==> flow/design.v <==
`timescale 1ns / 1ps
module multiplier (
    input  wire        clk,
    input  wire        rst,      
    input  wire [31:0] x,        
    input  wire [31:0] y,        
    input  wire        start,    
    output reg  [63:0] z,        
    output wire        busy      
  );
  localparam IDLE = 1'b0;
  localparam CALC = 1'b1;
  reg        state;
  reg [5:0]  count;
  reg [31:0] M;
  reg [64:0] P;
  reg        busy_r;
  assign busy = busy_r;
  wire [31:0] A = P[64:33];
  wire [1:0]  booth_bits = P[1:0];
  wire [31:0] add_sub_val = (booth_bits == 2'b01) ? M :
       (booth_bits == 2'b10) ? (~M + 1'b1) : 32'd0;
  wire [31:0] next_A = A + add_sub_val;
  wire [64:0] next_P = {next_A[31], next_A, P[32:1]};
  always @(posedge clk or posedge rst)
  begin
    if (rst)
    begin
      state  <= IDLE;
      count  <= 6'd0;
      M      <= 32'd0;
      P      <= 65'd0;
      z      <= 64'd0;
      busy_r <= 1'b0;
    end
    else
    begin
      case (state)
        IDLE:
        begin
          if (start)
          begin
            M      <= x;
            P      <= {32'd0, y, 1'b0};
            count  <= 6'd0;
            busy_r <= 1'b1;
            state  <= CALC;
          end
        end
        CALC:
        begin
          P <= next_P;
          count <= count + 1'b1;
          if (count == 6'd31)
          begin
            state  <= IDLE;
            z      <= next_P[64:1];
            busy_r <= 1'b0;
          end
        end
      endcase
    end
  end
endmodule
`timescale 1ns / 1ps
module mac (
    input  wire        clk,
    input  wire        rst,
    input  wire [31:0] x,
    input  wire [31:0] y,
    input  wire        start,
    output wire [31:0] z,
    output wire        busy
  );
  wire        busy0;
  wire        busy1;
  wire        busy2;
  wire        busy3;
  wire [31:0] x0 = {{24{x[ 7]}}, x[ 7: 0]};
  wire [31:0] x1 = {{24{x[15]}}, x[15: 8]};
  wire [31:0] x2 = {{24{x[23]}}, x[23:16]};
  wire [31:0] x3 = {{24{x[31]}}, x[31:24]};
  wire [31:0] y0 = {{24{y[ 7]}}, y[ 7: 0]};
  wire [31:0] y1 = {{24{y[15]}}, y[15: 8]};
  wire [31:0] y2 = {{24{y[23]}}, y[23:16]};
  wire [31:0] y3 = {{24{y[31]}}, y[31:24]};
  wire [63:0] result0;
  wire [63:0] result1;
  wire [63:0] result2;
  wire [63:0] result3;
  assign busy = busy0 | busy1 | busy2 | busy3;
  assign z    = result0[31:0] + result1[31:0] + result2[31:0] + result3[31:0];
  multiplier U_mul0 (
               .clk    (clk),
               .rst    (rst),
               .x      (x0),
               .y      (y0),
               .start  (start),
               .z      (result0),
               .busy   (busy0)
             );
  multiplier U_mul1 (
               .clk    (clk),
               .rst    (rst),
               .x      (x1),
               .y      (y1),
               .start  (start),
               .z      (result1),
               .busy   (busy1)
             );
  multiplier U_mul2 (
               .clk    (clk),
               .rst    (rst),
               .x      (x2),
               .y      (y2),
               .start  (start),
               .z      (result2),
               .busy   (busy2)
             );
  multiplier U_mul3 (
               .clk    (clk),
               .rst    (rst),
               .x      (x3),
               .y      (y3),
               .start  (start),
               .z      (result3),
               .busy   (busy3)
             );
endmodule
Tool chain data of mac
What the tools print for mac, step after step.
Line numbers count from 1 in the design file above.
Cell names lack the library's common part.
Not given: n/a
- design top: mac
- clock port: clk
- cell library: sky130hd
- timing corner: tt_025C_1v80

Elaborated design
Counts by Yosys on the flattened word-level netlist (proc, flatten, opt, wreduce; memories kept). Register bits leave out memories and registers merged into their read ports (data or address). Print and check cells are left out. Cells with the same type and inputs are merged into one.
- output and inout port bits at 33
- register bits after elaboration: 452
- elaborated cells: 121
- noted reductions and logical operators: 12
- noted bitwise gates (word level): 11
- equal/unequal tests: 20
- noted mux-type cells: 39
- noted add/sub/neg operators: 15
- operators by type and width (kind ; count):
    65-bit case mux with 2-bit select ; 4
    65-bit 2-to-1 mux ; 4
    32-bit 2-to-1 mux ; 8
    32-bit adder ; 7
    32-bit by 1-bit adder with 32-bit output with constant B ; 4
    32-bit inverter ; 4
    6-bit case mux with 2-bit select ; 4
    2-bit AND reduction ; 12
    6-bit by 1-bit adder with 6-bit output with constant B ; 4
    6-bit by 5-bit equality test with 1-bit output with constant B ; 4
    2-bit inequality test with constant B ; 8
    1-bit case mux with 2-bit select ; 8
    1-bit 2-to-1 mux ; 10
    2-bit by 1-bit equality test with 1-bit output with constant B ; 4
    2-bit equality test with constant B ; 4
    6-bit 2-to-1 mux ; 1
    1-bit inverter ; 4
    1-bit OR ; 3

Logic depth
Yosys ltp: most cells in a row. Word level: on the elaborated netlist, between registers, memories and ports. Mapped: between sequential cells and ports; inverters and the memories' decode and read muxes count.
- depth in word-level cells at 6
- ABC_AREA: 0
- depth in mapped cells: 18
- noted depth with buffers taken out: 18

Netlist
Source: synth_stat.txt of the flow (Yosys; design flattened, memories mapped). It holds for the ABC_AREA given above (unset counts as 0); a run with the other value may have another netlist.
- cells by type (cell type ; count ; area in all (sq um)):
    dfrtp_1 ; 448 ; 1.12E+04
    ha_1 ; 211 ; 2.64E+03
    nand2_1 ; 632 ; 2.37E+03
    o21ai_0 ; 445 ; 2.23E+03
    fa_1 ; 66 ; 1.32E+03
    a21oi_1 ; 247 ; 1.24E+03
    inv_1 ; 215 ; 807.024
    xnor2_1 ; 80 ; 700.672
    a21o_1 ; 85 ; 638.112
    xor2_1 ; 68 ; 595.571
    clkbuf_1 ; 149 ; 559.286
    mux2_2 ; 42 ; 472.954
    nor2_1 ; 93 ; 349.085
    mux2i_1 ; 33 ; 330.317
    nand3_1 ; 50 ; 250.24
    nand4_1 ; 28 ; 175.168
    o31ai_1 ; 23 ; 172.666
    nand2b_1 ; 24 ; 150.144
Other cell types: 66; their cells: 348.
- flip-flops at 448
- noted standard cells after synthesis: 3287
- sequential part of the area: 11210.8 sq um
- buffer cells at 163
- cell area after synthesis at 28797.6 sq um
By module: a second synthesis without flattening, with its own total; a netlist apart from the flattened one above.
- cells (unflattened synthesis) at 4575
- area (unflattened synthesis) at 40278.6 sq um
Rows give one instance, submodules left out.
- by module (module ; area (sq um) ; times used ; cells ; sequential area (sq um)):
    multiplier ; 9216.3 ; 4 ; 1032 ; 4179.0
    mac ; 3413.3 ; 1 ; 447 ; 0.0

Worst setup path after synthesis
OpenSTA on the mapped netlist: ideal clock, no wires. The path of least setup slack (recovery checks aside). Input and output delay are each 20% of the period. Register names are those of the netlist, which keeps one name where synthesis merged equal registers.
- kind: register -> output
- from: register U_mul1.z[1]
- to: output port z[29]
- delay of the path at 3.745 ns
- arrival: 3.745 ns
- buffers on the path: 0
- period at 7.0 ns
- noted data required time: 5.600 ns
- noted output delay: 1.400 ns
- time at the first pin at 0.000 ns
- noted stages: 16
- slack at 1.855 ns
- period reached after synthesis at 5.145 ns
"delay of the path" = arrival - input delay + setup time.
A path that ends at an output port has no setup time.
"stages" counts driving pins, that of a launching flip-flop among them; a cell with two outputs on the path counts twice.
"period reached after synthesis" is the clock period less the worst setup slack; recovery checks do not enter. This is arithmetic on one report: input and output delays are still those of the set period (20% each).
The rows between start and end are the longest chain of elaborated cells between them; the timing report does not say that the signal goes this way. Where chains are equally long, one stands for them.
Each line given opens the expression or statement behind the cell; cells for indexed reads and writes are added by Yosys, which also makes memories of some case tables.
- cell sequence: dfrtp_1 -> inv_1 -> fa_1 -> fa_1 -> inv_1 -> ha_1 -> fa_1 -> a21oi_1 -> o21bai_1 -> a211oi_1 -> o31ai_1 -> a21oi_1 -> o21bai_1 -> a31o_2 -> a221oi_1 -> xnor2_1
- length of the longest elaborated chain: 3
- ends and longest elaborated chain, post-synthesis (what ; line ; RTL):
    start: declaration ; 8 ; output reg  [63:0] z,
    start: assignment ; 33 ; z      <= 64'd0;
    start: assignment ; 57 ; z      <= next_P[64:1];
    32-bit adder (3 in a row) ; 92 ; assign z    = result0[31:0] + result1[31:0] + result2[31:0] + result3[31:0];
    end: declaration ; 72 ; output wire [31:0] z,

Worst path after layout
Path of least setup slack in the final report of run 1 (OpenROAD, finished layout, wires in). Where an end is a register, its clock arrival counts in the times.
- kind: register -> output
- from: register U_mul0.z[1]
- to: output port z[29]
- time at the first pin at 0.62 ns
- slack at -0.03 ns
- arrival: 4.46 ns
- noted data required time: 4.43 ns
- noted output delay: 1.11 ns
- period at 5.54 ns
- buffers on the path: 1
- noted stages: 17
The rows between start and end are the longest chain of elaborated cells between them; the timing report does not say that the signal goes this way. Where chains are equally long, one stands for them.
- cell sequence: dfrtp_1 -> inv_2 -> fa_2 -> fa_1 -> inv_2 -> ha_4 -> fa_2 -> a21oi_2 -> o21bai_4 -> a211oi_4 -> o31ai_4 -> a21oi_2 -> o21bai_2 -> a31o_4 -> a221oi_4 -> xnor2_1 -> buf_2
- length of the longest elaborated chain: 3
- ends and longest elaborated chain, after layout (what ; line ; RTL):
    start: declaration ; 8 ; output reg  [63:0] z,
    start: assignment ; 33 ; z      <= 64'd0;
    start: assignment ; 57 ; z      <= next_P[64:1];
    32-bit adder (3 in a row) ; 92 ; assign z    = result0[31:0] + result1[31:0] + result2[31:0] + result3[31:0];
    end: declaration ; 72 ; output wire [31:0] z,

Subject: mac on sky130hd, stored results

Hello all,

4 stored runs of mac in the flow (synthesis by Yosys, layout by OpenROAD, sky130hd cells), in arbitrary order. Constraints: input delay and output delay 20% of the set period each, output load 0.01 pF.
"clock period reached" is the run's clock period less its worst setup slack. It is reckoned from that one timing run; input and output delays stay at 20% of the period that was set.
"critical setup path time": the worst setup path's part of the clock period (all of it between registers, 20% less for each end at a port) less its slack. A launch clock that arrives late makes it longer, a capture clock that arrives late makes it shorter.

Run 1

==> flow/run.sh <==
#!/bin/bash
# the make line also repeats the synthesis and layout settings of config.mk as NAME=value (left out here)
make -C /OpenROAD-flow-scripts/flow DESIGN_CONFIG=/design/flow/config.mk WORK_HOME=/design/flow/orfs CLKGATE_MAP_FILE= finish
==> flow/config.mk <==
export PLATFORM = sky130hd
export DESIGN_NAME = mac
export DESIGN_NICKNAME = mac
export VERILOG_FILES = /design/flow/design.v
export SDC_FILE = /design/flow/constraint.sdc
export NUM_CORES = 4
export LEC_CHECK = 0
export CAP_MARGIN = 0
export CORE_MARGIN = 2
export CORE_UTILIZATION = 40
export CTS_CLUSTER_SIZE = 99
export GPL_TIMING_DRIVEN = 0
export MAX_ROUTING_LAYER = met4
export PLACE_DENSITY_LB_ADDON = 0.27
export SETUP_SLACK_MARGIN = 1.24
export SLEW_MARGIN = 20
==> flow/constraint.sdc <==
create_clock -name core_clock -period 5.54 [get_ports {clk}]
set_input_delay 1.1080 -clock core_clock [delete_from_list [all_inputs] [get_ports {clk}]]
set_output_delay 1.1080 -clock core_clock [all_outputs]
set_load 0.01 [all_outputs]

Measured in run 1:
- standard-cell area after layout: 34110.2 sq um
- smallest setup slack at -0.026 ns
- noted the netlist area reported by Yosys: 28797.6 sq um
- worst hold slack after layout: 0.481 ns
- utilization in the final report at 0.478
- noted the total negative slack on setup checks: -0.051 ns
- critical setup path time at 4.46 ns
- class of the worst setup path: register -> output
- noted the clock period reached: 5.566 ns
- total die area: 74155.5 sq um

Run 2

==> flow/run.sh <==
#!/bin/bash
# the make line also repeats the synthesis and layout settings of config.mk as NAME=value (left out here)
make -C /OpenROAD-flow-scripts/flow DESIGN_CONFIG=/design/flow/config.mk WORK_HOME=/design/flow/orfs CLKGATE_MAP_FILE= finish
==> flow/config.mk <==
export PLATFORM = sky130hd
export DESIGN_NAME = mac
export DESIGN_NICKNAME = mac
export VERILOG_FILES = /design/flow/design.v
export SDC_FILE = /design/flow/constraint.sdc
export NUM_CORES = 4
export LEC_CHECK = 0
export CAP_MARGIN = 20
export CORE_MARGIN = 2
export CORE_UTILIZATION = 40
export SLEW_MARGIN = 20
==> flow/constraint.sdc <==
create_clock -name core_clock -period 7.0 [get_ports {clk}]
set_input_delay 1.4000 -clock core_clock [delete_from_list [all_inputs] [get_ports {clk}]]
set_output_delay 1.4000 -clock core_clock [all_outputs]
set_load 0.01 [all_outputs]

Measured in run 2:
- standard-cell area after layout: 32600.0 sq um
- smallest setup slack at 0.332 ns
- noted the netlist area reported by Yosys: 28797.6 sq um
- worst hold slack after layout: 0.482 ns
- utilization in the final report at 0.457
- noted the total negative slack on setup checks: 0.000 ns
- critical setup path time at 5.27 ns
- class of the worst setup path: register -> output
- noted the clock period reached: 6.668 ns
- total die area: 74155.5 sq um

Run 3

==> flow/run.sh <==
#!/bin/bash
# the make line also repeats the synthesis and layout settings of config.mk as NAME=value (left out here)
make -C /OpenROAD-flow-scripts/flow DESIGN_CONFIG=/design/flow/config.mk WORK_HOME=/design/flow/orfs CLKGATE_MAP_FILE= finish
==> flow/config.mk <==
export PLATFORM = sky130hd
export DESIGN_NAME = mac
export DESIGN_NICKNAME = mac
export VERILOG_FILES = /design/flow/design.v
export SDC_FILE = /design/flow/constraint.sdc
export NUM_CORES = 4
export LEC_CHECK = 0
export CAP_MARGIN = 20
export CORE_ASPECT_RATIO = 1.44
export CORE_MARGIN = 5
export CORE_UTILIZATION = 40
export CTS_CLUSTER_SIZE = 99
export GPL_TIMING_DRIVEN = 0
export MAX_ROUTING_LAYER = met5
export PLACE_DENSITY_LB_ADDON = 0.27
export SETUP_SLACK_MARGIN = 1.24
export SLEW_MARGIN = 5
==> flow/constraint.sdc <==
create_clock -name core_clock -period 5.54 [get_ports {clk}]
set_input_delay 1.1080 -clock core_clock [delete_from_list [all_inputs] [get_ports {clk}]]
set_output_delay 1.1080 -clock core_clock [all_outputs]
set_load 0.01 [all_outputs]

Measured in run 3:
- standard-cell area after layout: 34022.6 sq um
- smallest setup slack at -0.020 ns
- noted the netlist area reported by Yosys: 28797.6 sq um
- worst hold slack after layout: 0.478 ns
- utilization in the final report at 0.475
- noted the total negative slack on setup checks: -0.020 ns
- critical setup path time at 4.45 ns
- class of the worst setup path: register -> output
- noted the clock period reached: 5.560 ns
- total die area: 77548.9 sq um

Run 4

==> flow/run.sh <==
#!/bin/bash
# the make line also repeats the synthesis and layout settings of config.mk as NAME=value (left out here)
make -C /OpenROAD-flow-scripts/flow DESIGN_CONFIG=/design/flow/config.mk WORK_HOME=/design/flow/orfs CLKGATE_MAP_FILE= finish
==> flow/config.mk <==
export PLATFORM = sky130hd
export DESIGN_NAME = mac
export DESIGN_NICKNAME = mac
export VERILOG_FILES = /design/flow/design.v
export SDC_FILE = /design/flow/constraint.sdc
export NUM_CORES = 4
export LEC_CHECK = 0
export CAP_MARGIN = 20
export CELL_PAD_IN_SITES_DETAIL_PLACEMENT = 0
export CORE_MARGIN = 3
export CORE_UTILIZATION = 42
export CTS_CLUSTER_DIAMETER = 195
export CTS_CLUSTER_SIZE = 93
export GPL_TIMING_DRIVEN = 0
export PLACE_DENSITY_LB_ADDON = 0.2
export SLEW_MARGIN = 5
==> flow/constraint.sdc <==
create_clock -name core_clock -period 6.76 [get_ports {clk}]
set_input_delay 1.3520 -clock core_clock [delete_from_list [all_inputs] [get_ports {clk}]]
set_output_delay 1.3520 -clock core_clock [all_outputs]
set_load 0.01 [all_outputs]

Measured in run 4:
- standard-cell area after layout: 31597.8 sq um
- smallest setup slack at 0.255 ns
- noted the netlist area reported by Yosys: 28797.6 sq um
- worst hold slack after layout: 0.474 ns
- utilization in the final report at 0.468
- noted the total negative slack on setup checks: 0.000 ns
- critical setup path time at 5.15 ns
- class of the worst setup path: register -> output
- noted the clock period reached: 6.505 ns
- total die area: 71743.6 sq um

Thanks
